==> flow/design.v <==
module Decoder (
input  wire [1:0] IN ,
output reg  [3:0] OUT
);
always @(*)
  begin
  OUT = 4'b0000 ;
    case (IN)
     2'b00 : OUT = 4'b0001 ;
     2'b01 : OUT = 4'b0010 ;          
     2'b10 : OUT = 4'b0100 ;     
     2'b11 : OUT = 4'b1000 ;     
   endcase
 end 
 endmodule
module ARITHMATIC_UNIT
  #(parameter IN_DATA_WIDTH= 16,
              OUT_DATA_WIDTH=16
  )
  (
  input wire      [IN_DATA_WIDTH-1:0]        A,
  input wire      [IN_DATA_WIDTH-1:0]        B,
  input wire      [1:0]                      ALU_FUN,
  input wire                                 Clk,
  input wire                                 RST,
  input wire                                 Arithmaitc_Enable,
  output reg     [OUT_DATA_WIDTH-1:0]       Arith_out,
  output reg                                Arith_Flag,
  output reg                                Carry_out
  );
   reg     [OUT_DATA_WIDTH-1:0]       Arith_out_signal;
   reg     [1:0]                      Arith_Flag_signal;
   wire                              Carry_out_signal;
always@(posedge Clk or negedge RST)
begin
  if(!RST)
    begin
      Arith_out<=0;
      Arith_Flag<=0;
      Carry_out<=0;
    end
  else 
    begin
     Arith_out<=Arith_out_signal;
     Arith_Flag<=Arith_Flag_signal;
     Carry_out<=Carry_out_signal;
    end
end
always@(*)
begin
  Arith_out_signal=16'b0;
  Arith_Flag_signal=1'b0;
  if(Arithmaitc_Enable)
    begin
      case(ALU_FUN)
        2'b00:begin
          Arith_out_signal=A+B;
            Arith_Flag_signal=1'b1;
        end
        2'b01:begin
          Arith_out_signal=A-B;
            Arith_Flag_signal=1'b1;
        end
        2'b10:begin
          Arith_out_signal=A*B;
            Arith_Flag_signal=1'b1;
        end
        2'b11:begin
          Arith_out_signal=(B==0)?32'h0000FFFF:A/B;
            Arith_Flag_signal=1'b1;
        end   
    endcase
    end
    else
      begin
        Arith_out_signal=16'b0;
        Arith_Flag_signal=1'b0;
      end
end
assign  Carry_out_signal= Arith_out_signal[IN_DATA_WIDTH];
endmodule
module LOGIC_UNIT
   #(parameter IN_DATA_WIDTH= 16,
              OUT_DATA_WIDTH=16
  )
  (
  input wire      [IN_DATA_WIDTH-1:0]        A,
  input wire      [IN_DATA_WIDTH-1:0]        B,
  input wire      [1:0]                      ALU_FUN,
  input wire                                 Clk,
  input wire                                 RST,
  input wire                                 LOGIC_Enable,
  output reg     [OUT_DATA_WIDTH-1:0]        LOGICAL_out,
  output reg                                 LOGICAL_Flag
  );
  reg [OUT_DATA_WIDTH-1:0]        LOGICAL_out_signal;
  reg                             LOGICAL_Flag_siganl;
  always@(posedge Clk or negedge RST)
  begin
    if(!RST)
      begin
      LOGICAL_out<=16'b0;
      LOGICAL_Flag<=1'b0;
      end
    else
      begin
      LOGICAL_out<=LOGICAL_out_signal;
      LOGICAL_Flag<=LOGICAL_Flag_siganl;
      end
  end
  always@(*)
  begin
    LOGICAL_Flag_siganl=1'b0;
    LOGICAL_out_signal=16'b0;
    if(LOGIC_Enable)
      begin
        case(ALU_FUN)
           2'b00 : begin
              LOGICAL_out_signal = A & B ;
              LOGICAL_Flag_siganl = 1'b1 ;              
		      end
          2'b01 : begin
              LOGICAL_out_signal = A | B ;
              LOGICAL_Flag_siganl = 1'b1 ;           
		      end
         2'b10 : begin
              LOGICAL_out_signal = ~(A & B) ;
              LOGICAL_Flag_siganl = 1'b1 ;           
		      end
         2'b11 : begin
              LOGICAL_out_signal = ~(A | B) ;
              LOGICAL_Flag_siganl = 1'b1 ;           
		      end
		    endcase
		   end
		   else
		     begin
		        LOGICAL_Flag_siganl=1'b0;
            LOGICAL_out_signal=16'b0;
		       end
		end
		endmodule
module SHIFT_UNIT  
   #(parameter IN_DATA_WIDTH= 16,
              OUT_DATA_WIDTH=16
  )
  (
  input wire      [IN_DATA_WIDTH-1:0]        A,
  input wire      [IN_DATA_WIDTH-1:0]        B,
  input wire      [1:0]                      ALU_FUN,
  input wire                                 Clk,
  input wire                                 RST,
  input wire                                 SHIFT_Enable,
  output reg     [OUT_DATA_WIDTH-1:0]        SHIFT_OUT,
  output reg                                 SHIFT_FLAG
  );
  reg [OUT_DATA_WIDTH-1:0]        SHIFT_OUT_SIGNAL;
  reg                             SHIFT_FLAG_SIGNAL;
  always@(posedge Clk or negedge RST)
  begin
    if(!RST)
      begin
        SHIFT_OUT<=16'b0;
        SHIFT_FLAG<=1'b0;
      end
    else
      begin
      SHIFT_OUT<=SHIFT_OUT_SIGNAL;
      SHIFT_FLAG<=SHIFT_FLAG_SIGNAL;
      end
  end
  always@(*)
  begin 
    SHIFT_OUT_SIGNAL = 1'b0 ;
    SHIFT_FLAG_SIGNAL = 1'b0 ;
	if(SHIFT_Enable)
      case (ALU_FUN)
      2'b00 : begin
              SHIFT_OUT_SIGNAL = A >> 1  ;
              SHIFT_FLAG_SIGNAL = 1'b1 ;              
		      end
      2'b01 : begin
              SHIFT_OUT_SIGNAL = A << 1 ;
              SHIFT_FLAG_SIGNAL = 1'b1 ;           
		      end
      2'b10 : begin
              SHIFT_OUT_SIGNAL = B >> 1 ;
              SHIFT_FLAG_SIGNAL = 1'b1 ;           
		      end
      2'b11 : begin
              SHIFT_OUT_SIGNAL = B << 1 ;
              SHIFT_FLAG_SIGNAL = 1'b1 ;           
		      end
      endcase
	else
	 begin
      SHIFT_OUT_SIGNAL = 1'b0 ;
      SHIFT_FLAG_SIGNAL = 1'b0 ;
     end
 end
 endmodule
module CMP_UNIT 
  #(parameter IN_DATA_WIDTH= 16,
              OUT_DATA_WIDTH=16
  )
    (
  input wire      [IN_DATA_WIDTH-1:0]        A,
  input wire      [IN_DATA_WIDTH-1:0]        B,
  input wire      [1:0]                      ALU_FUN,
  input wire                                 Clk,
  input wire                                 RST,
  input wire                                 CMP_Enable,
  output reg     [OUT_DATA_WIDTH-1:0]        CMP_out,
  output reg                                 CMP_Flag
  );
  reg [OUT_DATA_WIDTH-1:0]        CMP_out_signal;
  reg                             CMP_Flag_siganl;
  always@(posedge Clk or negedge RST)
  begin
    if(!RST)
      begin
        CMP_out<=16'b0;
        CMP_Flag<=1'b0; 
      end
    else
      begin
      CMP_out<=CMP_out_signal;
      CMP_Flag<=CMP_Flag_siganl;
      end
  end
  always@(*)
  begin
    CMP_Flag_siganl=1'b0;
    CMP_out_signal=16'b0;
    if(CMP_Enable)
      begin
        case(ALU_FUN)
           2'b00 : begin
              CMP_out_signal = 16'b0  ;
              CMP_Flag_siganl = 1'b1 ;              
		               end
           2'b01 : begin
              CMP_Flag_siganl = 1'b1 ;  
              if (A==B)
                CMP_out_signal = 16'b1;
              else
                CMP_out_signal = 16'b0;			  
		               end
          2'b10 : begin
              CMP_Flag_siganl = 1'b1 ;  
              if (A>B)
                CMP_out_signal = 16'b10;
              else
                CMP_out_signal = 16'b0;			  
		              end
          2'b11 : begin
              CMP_Flag_siganl = 1'b1 ; 
              if (A<B)
                CMP_out_signal = 16'b11;
              else
                CMP_out_signal = 16'b0;			  
		              end
		         endcase
		     end
		   else
		     begin
		        CMP_Flag_siganl=1'b0;
            CMP_out_signal=16'b0;
		       end
		end
		endmodule
module ALU_TOP 
  #(parameter INDATA_WIDTH=16,
              Arithmatic_width=INDATA_WIDTH+INDATA_WIDTH,
              Logic_Width= INDATA_WIDTH,
              Shift_Width=INDATA_WIDTH,
              CMP_Width=3
  )
(
input wire [INDATA_WIDTH-1:0]           A,
input wire [INDATA_WIDTH-1:0]           B,
input wire [3:0]                        ALU_FUN,
input wire                              CLK,
input wire                              RST,
output wire [Arithmatic_width-1:0]      Arith_OUT,
output wire [Logic_Width-1:0]           Logic_OUT,
output wire [Shift_Width-1:0]           Shift_OUT,
output wire [CMP_Width-1:0]             CMP_OUT,
output wire                             Arith_FLAG,
output wire                             Carry_OUT,
output wire                             Logic_FLAG,
output wire                             Shift_FLAG,
output wire                             CMP_FLAG
);
wire                  Arith_enable ;
wire                  Logic_enable ;
wire                  Shift_enable ;
wire                  CMP_enable ;
Decoder mapping_Decoder(
.IN(ALU_FUN[3:2]),
.OUT({Shift_enable,CMP_enable,Logic_enable,Arith_enable})
);
ARITHMATIC_UNIT #(.IN_DATA_WIDTH(INDATA_WIDTH),.OUT_DATA_WIDTH(Arithmatic_width))mapping_Arith
(
.A(A),
.B(B),
.ALU_FUN(ALU_FUN[1:0]),
.Clk(CLK),
.RST(RST),
.Arithmaitc_Enable(Arith_enable),
.Arith_out(Arith_OUT),
.Arith_Flag(Arith_FLAG),
.Carry_out(Carry_OUT)
);
LOGIC_UNIT #(.IN_DATA_WIDTH(INDATA_WIDTH),.OUT_DATA_WIDTH(Logic_Width))mapping_Logic
(
.A(A),
.B(B),
.ALU_FUN(ALU_FUN[1:0]),
.Clk(CLK),
.RST(RST),
.LOGIC_Enable(Logic_enable),
.LOGICAL_out(Logic_OUT),
.LOGICAL_Flag(Logic_FLAG)
);
SHIFT_UNIT  #(.IN_DATA_WIDTH(INDATA_WIDTH),.OUT_DATA_WIDTH(Shift_Width))mapping_Shift
(
.A(A),
.B(B),
.ALU_FUN(ALU_FUN[1:0]),
.Clk(CLK),
.RST(RST),
.SHIFT_Enable(Shift_enable),
.SHIFT_OUT(Shift_OUT),
.SHIFT_FLAG(Shift_FLAG)
);
CMP_UNIT #(.IN_DATA_WIDTH(INDATA_WIDTH),.OUT_DATA_WIDTH(CMP_Width))mapping_Cmp
(
.A(A),
.B(B),
.ALU_FUN(ALU_FUN[1:0]),
.Clk(CLK),
.RST(RST),
.CMP_Enable(CMP_enable),
.CMP_out(CMP_OUT),
.CMP_Flag(CMP_FLAG)
);
endmodule
# [Tool chain data of ALU_TOP]
# Each step is given for the RTL above and for the edited RTL.
# Lines under "orig" count in the file above, lines under "edited" in the edited file.
# "delta" is "edited" less "orig", of the values as shown.
# Operators: Yosys type, input widths -> output width; for muxes data width and select width s.
# Not given: --
[setup] top_module="ALU_TOP" clock_port="CLK" library="sky130hd" lib_corner="tt_025C_1v80"

# [Edit of the RTL]
# Unified diff, file above to edited file.
# This change comes from a script, not from a designer. The edited design behaves differently; no optimisation was intended.
# begin of diff
@@ -117,5 +117,5 @@
         case(ALU_FUN)
            2'b00 : begin
-              LOGICAL_out_signal = A & B ;
+              LOGICAL_out_signal = A ^ B ;
               LOGICAL_Flag_siganl = 1'b1 ;              
 		      end
# end of diff

# [Word level]
# Yosys after proc, flatten, opt, wreduce and memory -nomap, before mapping. Enables and synchronous resets that opt folds into registers are not counted as muxes. Memory bits, and registers merged into a memory's read port (data or address), are not among the register bits. Print and check cells are not counted.
[word_totals] item="output_inout_bits" orig=72 edited=72 delta=0
[word_totals] item="register_bits" orig=72 edited=72 delta=0
[word_totals] item="inputBits" orig=38 edited=38 delta=0
[word_totals] item="elab_cells" orig=49 edited=50 delta=1
[op_classes] item="mul" orig=1 edited=1 delta=0
[op_classes] item="equal" orig=7 edited=7 delta=0
[op_classes] item="div_mod_pow" orig=1 edited=1 delta=0
[op_classes] item="add_sub_neg" orig=2 edited=2 delta=0
[op_classes] item="n_mux" orig=19 edited=19 delta=0
[op_classes] item="compare" orig=2 edited=2 delta=0
[op_classes] item="n_reduce_logical" orig=4 edited=4 delta=0
[op_classes] item="logic" orig=4 edited=5 delta=1
[op_table] cell="$xor 16x16->16" orig=0 edited=1 delta=1
# Unchanged operator kinds not shown: 24.

# [Longest topological paths]
# Depth = most cells in a row (Yosys ltp): at word level without a register or memory, in the mapped netlist without a sequential cell, where the memories' decode and read muxes count.
[logic_depth] item="word_depth" orig=4 edited=4 delta=0
[logic_depth] item="ABC_AREA" orig="0" edited="0"
[logic_depth] item="mapped_depth" orig=488 edited=477 delta=-11
[logic_depth] item="ltp_nobuf" orig=446 edited=434 delta=-12

# [Netlist]
# The flow's flattened synthesis, as Yosys stat reports it; memories are mapped. The netlist is that of the ABC_AREA named above (0 if unset); the other value can give another one.
[mapped] item="mapped_area_um2" orig=34658.2 edited=34969.8 delta=311.6
[mapped] item="n_buf" orig=171 edited=168 delta=-3
[mapped] item="ffs" orig=70 edited=70 delta=0
[mapped] item="sequential_area_um2" orig=1751.7 edited=1751.7 delta=0.0
[mapped] item="cells" orig=4596 edited=4612 delta=16
[types] cell_type="sky130_fd_sc_hd__or2_2" orig=76 edited=44 delta=-32
[types] cell_type="sky130_fd_sc_hd__o31ai_1" orig=76 edited=107 delta=31
[types] cell_type="sky130_fd_sc_hd__xor2_1" orig=68 edited=94 delta=26
[types] cell_type="sky130_fd_sc_hd__nor2_1" orig=478 edited=453 delta=-25
[types] cell_type="sky130_fd_sc_hd__a211oi_1" orig=34 edited=57 delta=23
[types] cell_type="sky130_fd_sc_hd__mux2i_1" orig=26 edited=45 delta=19
[types] cell_type="sky130_fd_sc_hd__xnor2_1" orig=177 edited=160 delta=-17
[types] cell_type="sky130_fd_sc_hd__nand2_1" orig=441 edited=456 delta=15
[types] cell_type="sky130_fd_sc_hd__or3_1" orig=47 edited=34 delta=-13
[types] cell_type="sky130_fd_sc_hd__a21boi_0" orig=5 edited=18 delta=13
[types] cell_type="sky130_fd_sc_hd__and2_1" orig=58 edited=46 delta=-12
[types] cell_type="sky130_fd_sc_hd__o211ai_1" orig=46 edited=34 delta=-12
[types] cell_type="sky130_fd_sc_hd__o21a_1" orig=204 edited=193 delta=-11
[types] cell_type="sky130_fd_sc_hd__and3_1" orig=40 edited=29 delta=-11
[types] cell_type="sky130_fd_sc_hd__inv_1" orig=336 edited=346 delta=10
[types] cell_type="sky130_fd_sc_hd__a21o_1" orig=84 edited=94 delta=10
[types] cell_type="sky130_fd_sc_hd__o21ai_1" orig=33 edited=23 delta=-10
[types] cell_type="sky130_fd_sc_hd__o22ai_1" orig=19 edited=11 delta=-8
# Unchanged cell types not shown: 24.
# Not every row of either side is listed.
# The figures by module come from a second, unflattened synthesis with its own total; it is not the netlist above.
[hier_totals] item="hier_cells" orig=4649 edited=4725 delta=76
[hier_totals] item="hier_area_um2" orig=35027.3 edited=35948.2 delta=920.9
# Each row is one instance without its submodules.
[by_module_orig] module="ARITHMATIC_UNIT" cells=4462 mod_area_um2=32915.3 n_inst=1 mod_seq_area_um2=825.8
[by_module_orig] module="LOGIC_UNIT" cells=56 mod_area_um2=807.0 n_inst=1 mod_seq_area_um2=425.4
[by_module_orig] module="SHIFT_UNIT" cells=55 mod_area_um2=732.0 n_inst=1 mod_seq_area_um2=425.4
[by_module_orig] module="CMP_UNIT" cells=72 mod_area_um2=546.8 n_inst=1 mod_seq_area_um2=75.1
[by_module_orig] module="Decoder" cells=4 mod_area_um2=26.3 n_inst=1 mod_seq_area_um2=0.0
[by_module_orig] module="ALU_TOP" cells=0 mod_area_um2=0.0 n_inst=1 mod_seq_area_um2=0.0
[by_module_edited] module="ARITHMATIC_UNIT" cells=4439 mod_area_um2=33194.3 n_inst=1 mod_seq_area_um2=825.8
[by_module_edited] module="LOGIC_UNIT" cells=155 mod_area_um2=1448.9 n_inst=1 mod_seq_area_um2=425.4
[by_module_edited] module="SHIFT_UNIT" cells=55 mod_area_um2=732.0 n_inst=1 mod_seq_area_um2=425.4
[by_module_edited] module="CMP_UNIT" cells=72 mod_area_um2=546.8 n_inst=1 mod_seq_area_um2=75.1
[by_module_edited] module="Decoder" cells=4 mod_area_um2=26.3 n_inst=1 mod_seq_area_um2=0.0
[by_module_edited] module="ALU_TOP" cells=0 mod_area_um2=0.0 n_inst=1 mod_seq_area_um2=0.0

# [Worst setup path after synthesis]
# Path of least setup slack by OpenSTA after synthesis, without wires, with an ideal clock, recovery checks aside; 20% of the period is set as input and as output delay. Where synthesis merged equal registers, the netlist keeps one of their names.
[synth_timing] item="path_kind" orig="input-to-reg" edited="input-to-reg"
[synth_timing] item="startpoint" orig="input B[1]" edited="input B[1]"
[synth_timing] item="endpoint" orig="register mapping_Arith.Arith_out[0]" edited="register mapping_Arith.Arith_out[0]"
[synth_timing] item="n_path_buf" orig=51 edited=50 delta=-1
[synth_timing] item="in_delay_ns" orig=22.000 edited=22.000 delta=0.000
[synth_timing] item="path_stages" orig=459 edited=457 delta=-2
[synth_timing] item="launch_ns" orig=22.000 edited=22.000 delta=0.000
[synth_timing] item="path_delay_ns" orig=91.465 edited=90.213 delta=-1.252
[synth_timing] item="slack_ns" orig=-3.465 edited=-2.214 delta=1.251
[synth_timing] item="tclk_ns" orig=110.0 edited=110.0 delta=0.0
[synth_timing] item="required_time_ns" orig=109.867 edited=109.867 delta=0.000
[synth_timing] item="setup_ns" orig=0.133 edited=0.133 delta=0.000
[synth_timing] item="arrival_ns" orig=113.332 edited=112.080 delta=-1.252
[synth_timing] item="synth_period_reached_ns" orig=113.465 edited=112.214 delta=-1.251
# "path_delay_ns" = arrival - input delay + setup time.
# "path_stages" counts driving pins, that of a launching flip-flop among them; a cell with two outputs on the path counts twice.
# "synth_period_reached_ns" is the clock period less the worst setup slack; recovery checks do not enter. This is arithmetic on one report: input and output delays are still those of the set period (20% each).
# Between the ends stands the longest chain of elaborated cells between them, by number of cells; it is not shown to be the way that was timed. Of several equally long chains one is given.
# Each line given opens the expression or statement behind the cell; cells for indexed reads and writes are added by Yosys, which also makes memories of some case tables.
[synth_between_orig] path_cell_list="sky130_fd_sc_hd__clkbuf_1 > sky130_fd_sc_hd__clkinv_1 > sky130_fd_sc_hd__ha_1 > sky130_fd_sc_hd__or3_1 > sky130_fd_sc_hd__nand3_1 > sky130_fd_sc_hd__nor4_1 > sky130_fd_sc_hd__a31o_2 > sky130_fd_sc_hd__ha_1 > sky130_fd_sc_hd__a21oi_1 > sky130_fd_sc_hd__nand2_1 > sky130_fd_sc_hd__and4_1 > sky130_fd_sc_hd__a311oi_1 > sky130_fd_sc_hd__nor2_1 > sky130_fd_sc_hd__ha_1 > sky130_fd_sc_hd__o21a_1 > sky130_fd_sc_hd__nor2_1 > sky130_fd_sc_hd__or4_1 > sky130_fd_sc_hd__buf_2 > [423 not listed] > sky130_fd_sc_hd__a21oi_1 > sky130_fd_sc_hd__nor2b_1 > sky130_fd_sc_hd__o21ai_0 > sky130_fd_sc_hd__nand2b_1 > sky130_fd_sc_hd__a21oi_1 > sky130_fd_sc_hd__nor2b_1 > sky130_fd_sc_hd__o21ai_0 > sky130_fd_sc_hd__nand2b_1 > sky130_fd_sc_hd__a21oi_1 > sky130_fd_sc_hd__nor2b_1 > sky130_fd_sc_hd__o21ai_0 > sky130_fd_sc_hd__nand2b_1 > sky130_fd_sc_hd__a21oi_1 > sky130_fd_sc_hd__nor2b_1 > sky130_fd_sc_hd__o21ai_0 > sky130_fd_sc_hd__and4_1 > sky130_fd_sc_hd__o221a_2 > sky130_fd_sc_hd__a31oi_1" elab_chain_len=4 cells_between=5 lines_between=3 cone_classes="div: 1; mux: 3; reduce/logical: 1"
[synth_rtl_orig] item="from (decl)" line=281 rtl="input wire [INDATA_WIDTH-1:0]           B,"
[synth_rtl_orig] item="$div 16x16->32" line=69 rtl="Arith_out_signal=(B==0)?32'h0000FFFF:A/B;"
[synth_rtl_orig] item="$mux 32" line=69
[synth_rtl_orig] item="$pmux 32 s4" line=55 rtl="case(ALU_FUN)"
[synth_rtl_orig] item="$mux 32" line=53 rtl="if(Arithmaitc_Enable)"
[synth_rtl_orig] item="to (assign)" line=38 rtl="Arith_out<=0;"
[synth_rtl_orig] item="to (assign)" line=44 rtl="Arith_out<=Arith_out_signal;"
[synth_rtl_orig] item="to (decl)" line=27 rtl="output reg     [OUT_DATA_WIDTH-1:0]       Arith_out,"
[synth_between_edited] path_cell_list="sky130_fd_sc_hd__clkbuf_1 > sky130_fd_sc_hd__clkinv_1 > sky130_fd_sc_hd__ha_1 > sky130_fd_sc_hd__o21ai_0 > sky130_fd_sc_hd__a21oi_1 > sky130_fd_sc_hd__nand3_1 > sky130_fd_sc_hd__mux2_2 > sky130_fd_sc_hd__ha_1 > sky130_fd_sc_hd__a21oi_1 > sky130_fd_sc_hd__nand2_1 > sky130_fd_sc_hd__nand3_1 > sky130_fd_sc_hd__inv_1 > sky130_fd_sc_hd__o21ai_0 > sky130_fd_sc_hd__inv_1 > sky130_fd_sc_hd__ha_1 > sky130_fd_sc_hd__o21bai_1 > sky130_fd_sc_hd__or2_0 > sky130_fd_sc_hd__nor3_1 > [421 not listed] > sky130_fd_sc_hd__nor2b_1 > sky130_fd_sc_hd__o21ai_0 > sky130_fd_sc_hd__nand2b_1 > sky130_fd_sc_hd__a21oi_1 > sky130_fd_sc_hd__nor2b_1 > sky130_fd_sc_hd__o21ai_0 > sky130_fd_sc_hd__nand2b_1 > sky130_fd_sc_hd__a21oi_1 > sky130_fd_sc_hd__nor2b_1 > sky130_fd_sc_hd__o21ai_0 > sky130_fd_sc_hd__nand2b_1 > sky130_fd_sc_hd__a21oi_1 > sky130_fd_sc_hd__nor2b_1 > sky130_fd_sc_hd__o21ai_0 > sky130_fd_sc_hd__nand4b_1 > sky130_fd_sc_hd__a221o_1 > sky130_fd_sc_hd__a2111oi_2 > sky130_fd_sc_hd__o211ai_1" elab_chain_len=4 cells_between=5 lines_between=3 cone_classes="div: 1; mux: 3; reduce/logical: 1"
[synth_rtl_edited] item="from (decl)" line=281 rtl="input wire [INDATA_WIDTH-1:0]           B,"
[synth_rtl_edited] item="$div 16x16->32" line=69 rtl="Arith_out_signal=(B==0)?32'h0000FFFF:A/B;"
[synth_rtl_edited] item="$mux 32" line=69
[synth_rtl_edited] item="$pmux 32 s4" line=55 rtl="case(ALU_FUN)"
[synth_rtl_edited] item="$mux 32" line=53 rtl="if(Arithmaitc_Enable)"
[synth_rtl_edited] item="to (assign)" line=38 rtl="Arith_out<=0;"
[synth_rtl_edited] item="to (assign)" line=44 rtl="Arith_out<=Arith_out_signal;"
[synth_rtl_edited] item="to (decl)" line=27 rtl="output reg     [OUT_DATA_WIDTH-1:0]       Arith_out,"

# [Worst path after layout]
# Path of least setup slack in the final report of the runs of pair A (OpenROAD, finished layout, wires in). Where an end is a register, its clock arrival counts in the times.
[layout_timing] item="path_kind" orig="input-to-reg" edited="input-to-reg"
[layout_timing] item="startpoint" orig="input B[14]" edited="input B[11]"
[layout_timing] item="endpoint" orig="register mapping_Arith.Arith_out[0]" edited="register mapping_Arith.Arith_out[0]"
[layout_timing] item="required_time_ns" orig=107.26 edited=107.28 delta=0.02
[layout_timing] item="setup_ns" orig=0.13 edited=0.12 delta=-0.01
[layout_timing] item="arrival_ns" orig=103.45 edited=102.65 delta=-0.80
[layout_timing] item="path_stages" orig=430 edited=418 delta=-12
[layout_timing] item="launch_ns" orig=21.40 edited=21.40 delta=0.00
[layout_timing] item="in_delay_ns" orig=21.40 edited=21.40 delta=0.00
[layout_timing] item="tclk_ns" orig=107.0 edited=107.0 delta=0.0
[layout_timing] item="n_path_buf" orig=13 edited=12 delta=-1
[layout_timing] item="slack_ns" orig=3.81 edited=4.63 delta=0.82
# Between the ends stands the longest chain of elaborated cells between them, by number of cells; it is not shown to be the way that was timed. Of several equally long chains one is given.
[layout_between_orig] path_cell_list="sky130_fd_sc_hd__clkdlybuf4s50_1 > sky130_fd_sc_hd__or4_4 > sky130_fd_sc_hd__nor2_4 > sky130_fd_sc_hd__and3_1 > sky130_fd_sc_hd__and2_1 > sky130_fd_sc_hd__ha_1 > sky130_fd_sc_hd__or3_1 > sky130_fd_sc_hd__nand3_1 > sky130_fd_sc_hd__nor4_2 > sky130_fd_sc_hd__a31o_2 > sky130_fd_sc_hd__ha_4 > sky130_fd_sc_hd__a21oi_2 > sky130_fd_sc_hd__nand2_2 > sky130_fd_sc_hd__and4_1 > sky130_fd_sc_hd__a311oi_2 > sky130_fd_sc_hd__nor2_1 > sky130_fd_sc_hd__ha_1 > sky130_fd_sc_hd__o21a_1 > [394 not listed] > sky130_fd_sc_hd__a21oi_2 > sky130_fd_sc_hd__nor2b_1 > sky130_fd_sc_hd__o21ai_1 > sky130_fd_sc_hd__nand2b_1 > sky130_fd_sc_hd__a21oi_2 > sky130_fd_sc_hd__nor2b_1 > sky130_fd_sc_hd__o21ai_1 > sky130_fd_sc_hd__nand2b_1 > sky130_fd_sc_hd__a21oi_2 > sky130_fd_sc_hd__nor2b_1 > sky130_fd_sc_hd__o21ai_1 > sky130_fd_sc_hd__nand2b_1 > sky130_fd_sc_hd__a21oi_2 > sky130_fd_sc_hd__nor2b_1 > sky130_fd_sc_hd__o21ai_1 > sky130_fd_sc_hd__and4_1 > sky130_fd_sc_hd__o221a_2 > sky130_fd_sc_hd__a31oi_1" elab_chain_len=4 cells_between=5 lines_between=3 cone_classes="div: 1; mux: 3; reduce/logical: 1"
[layout_rtl_orig] item="from (decl)" line=281 rtl="input wire [INDATA_WIDTH-1:0]           B,"
[layout_rtl_orig] item="$div 16x16->32" line=69 rtl="Arith_out_signal=(B==0)?32'h0000FFFF:A/B;"
[layout_rtl_orig] item="$mux 32" line=69
[layout_rtl_orig] item="$pmux 32 s4" line=55 rtl="case(ALU_FUN)"
[layout_rtl_orig] item="$mux 32" line=53 rtl="if(Arithmaitc_Enable)"
[layout_rtl_orig] item="to (assign)" line=38 rtl="Arith_out<=0;"
[layout_rtl_orig] item="to (assign)" line=44 rtl="Arith_out<=Arith_out_signal;"
[layout_rtl_orig] item="to (decl)" line=27 rtl="output reg     [OUT_DATA_WIDTH-1:0]       Arith_out,"
[layout_between_edited] path_cell_list="sky130_fd_sc_hd__clkdlybuf4s50_1 > sky130_fd_sc_hd__nor4_2 > sky130_fd_sc_hd__buf_4 > sky130_fd_sc_hd__and3_4 > sky130_fd_sc_hd__nand3_1 > sky130_fd_sc_hd__mux2_4 > sky130_fd_sc_hd__ha_1 > sky130_fd_sc_hd__a21oi_1 > sky130_fd_sc_hd__nand2_1 > sky130_fd_sc_hd__nand3_1 > sky130_fd_sc_hd__inv_1 > sky130_fd_sc_hd__o21ai_2 > sky130_fd_sc_hd__inv_1 > sky130_fd_sc_hd__ha_1 > sky130_fd_sc_hd__o21bai_1 > sky130_fd_sc_hd__or2_4 > sky130_fd_sc_hd__or2_2 > sky130_fd_sc_hd__nand2_1 > [382 not listed] > sky130_fd_sc_hd__nor2b_1 > sky130_fd_sc_hd__o21ai_1 > sky130_fd_sc_hd__nand2b_1 > sky130_fd_sc_hd__a21oi_1 > sky130_fd_sc_hd__nor2b_1 > sky130_fd_sc_hd__o21ai_0 > sky130_fd_sc_hd__nand2b_1 > sky130_fd_sc_hd__a21oi_1 > sky130_fd_sc_hd__nor2b_1 > sky130_fd_sc_hd__o21ai_0 > sky130_fd_sc_hd__nand2b_1 > sky130_fd_sc_hd__a21oi_1 > sky130_fd_sc_hd__nor2b_1 > sky130_fd_sc_hd__o21ai_0 > sky130_fd_sc_hd__nand4b_1 > sky130_fd_sc_hd__a221o_1 > sky130_fd_sc_hd__a2111oi_4 > sky130_fd_sc_hd__o211ai_1" elab_chain_len=4 cells_between=5 lines_between=3 cone_classes="div: 1; mux: 3; reduce/logical: 1"
[layout_rtl_edited] item="from (decl)" line=281 rtl="input wire [INDATA_WIDTH-1:0]           B,"
[layout_rtl_edited] item="$div 16x16->32" line=69 rtl="Arith_out_signal=(B==0)?32'h0000FFFF:A/B;"
[layout_rtl_edited] item="$mux 32" line=69
[layout_rtl_edited] item="$pmux 32 s4" line=55 rtl="case(ALU_FUN)"
[layout_rtl_edited] item="$mux 32" line=53 rtl="if(Arithmaitc_Enable)"
[layout_rtl_edited] item="to (assign)" line=38 rtl="Arith_out<=0;"
[layout_rtl_edited] item="to (assign)" line=44 rtl="Arith_out<=Arith_out_signal;"
[layout_rtl_edited] item="to (decl)" line=27 rtl="output reg     [OUT_DATA_WIDTH-1:0]       Arith_out,"

# [Measured runs]
# Both versions went through the flow (Yosys, OpenROAD) with the same settings in each pair. Constraints: input delay and output delay 20% of the set period each, output load 0.01 pF.
[flow_settings_pair_A] CORE_UTILIZATION=40 period_ns=107.0 CAP_MARGIN=20 CORE_MARGIN=2 SLEW_MARGIN=20
[measured_pair_A] item="die_area_um2" orig=89015.7 edited=89805.1 delta=789.4
[measured_pair_A] item="setup_tns_ns" orig=0.000 edited=0.000 delta=0.000
[measured_pair_A] item="worstSetupSlack_ns" orig=3.806 edited=4.629 delta=0.823
[measured_pair_A] item="finalCellArea_um2" orig=41716.3 edited=40862.9 delta=-853.4
[measured_pair_A] item="achievedPeriod_ns" orig=103.194 edited=102.371 delta=-0.823
[measured_pair_A] item="post_synth_area_um2" orig=34658.2 edited=34969.8 delta=311.6
[flow_settings_pair_B] ABC_AREA=1 CAP_MARGIN=25 CORE_MARGIN=5 CORE_UTILIZATION=36 MAX_ROUTING_LAYER="met4" PLACE_DENSITY=0.53 SLEW_MARGIN=15 period_ns=179.0
[measured_pair_B] item="die_area_um2" orig=106214.0 edited=107358.0 delta=1144.0
[measured_pair_B] item="setup_tns_ns" orig=0.000 edited=0.000 delta=0.000
[measured_pair_B] item="worstSetupSlack_ns" orig=49.822 edited=56.821 delta=6.999
[measured_pair_B] item="finalCellArea_um2" orig=38680.8 edited=39125.0 delta=444.2
[measured_pair_B] item="achievedPeriod_ns" orig=129.178 edited=122.179 delta=-6.999
[measured_pair_B] item="post_synth_area_um2" orig=35927.0 edited=36326.1 delta=399.1
# By "achievedPeriod_ns" is meant the clock period of the run minus its worst setup slack. This is arithmetic on one report: input and output delays are still those of the set period (20% each).
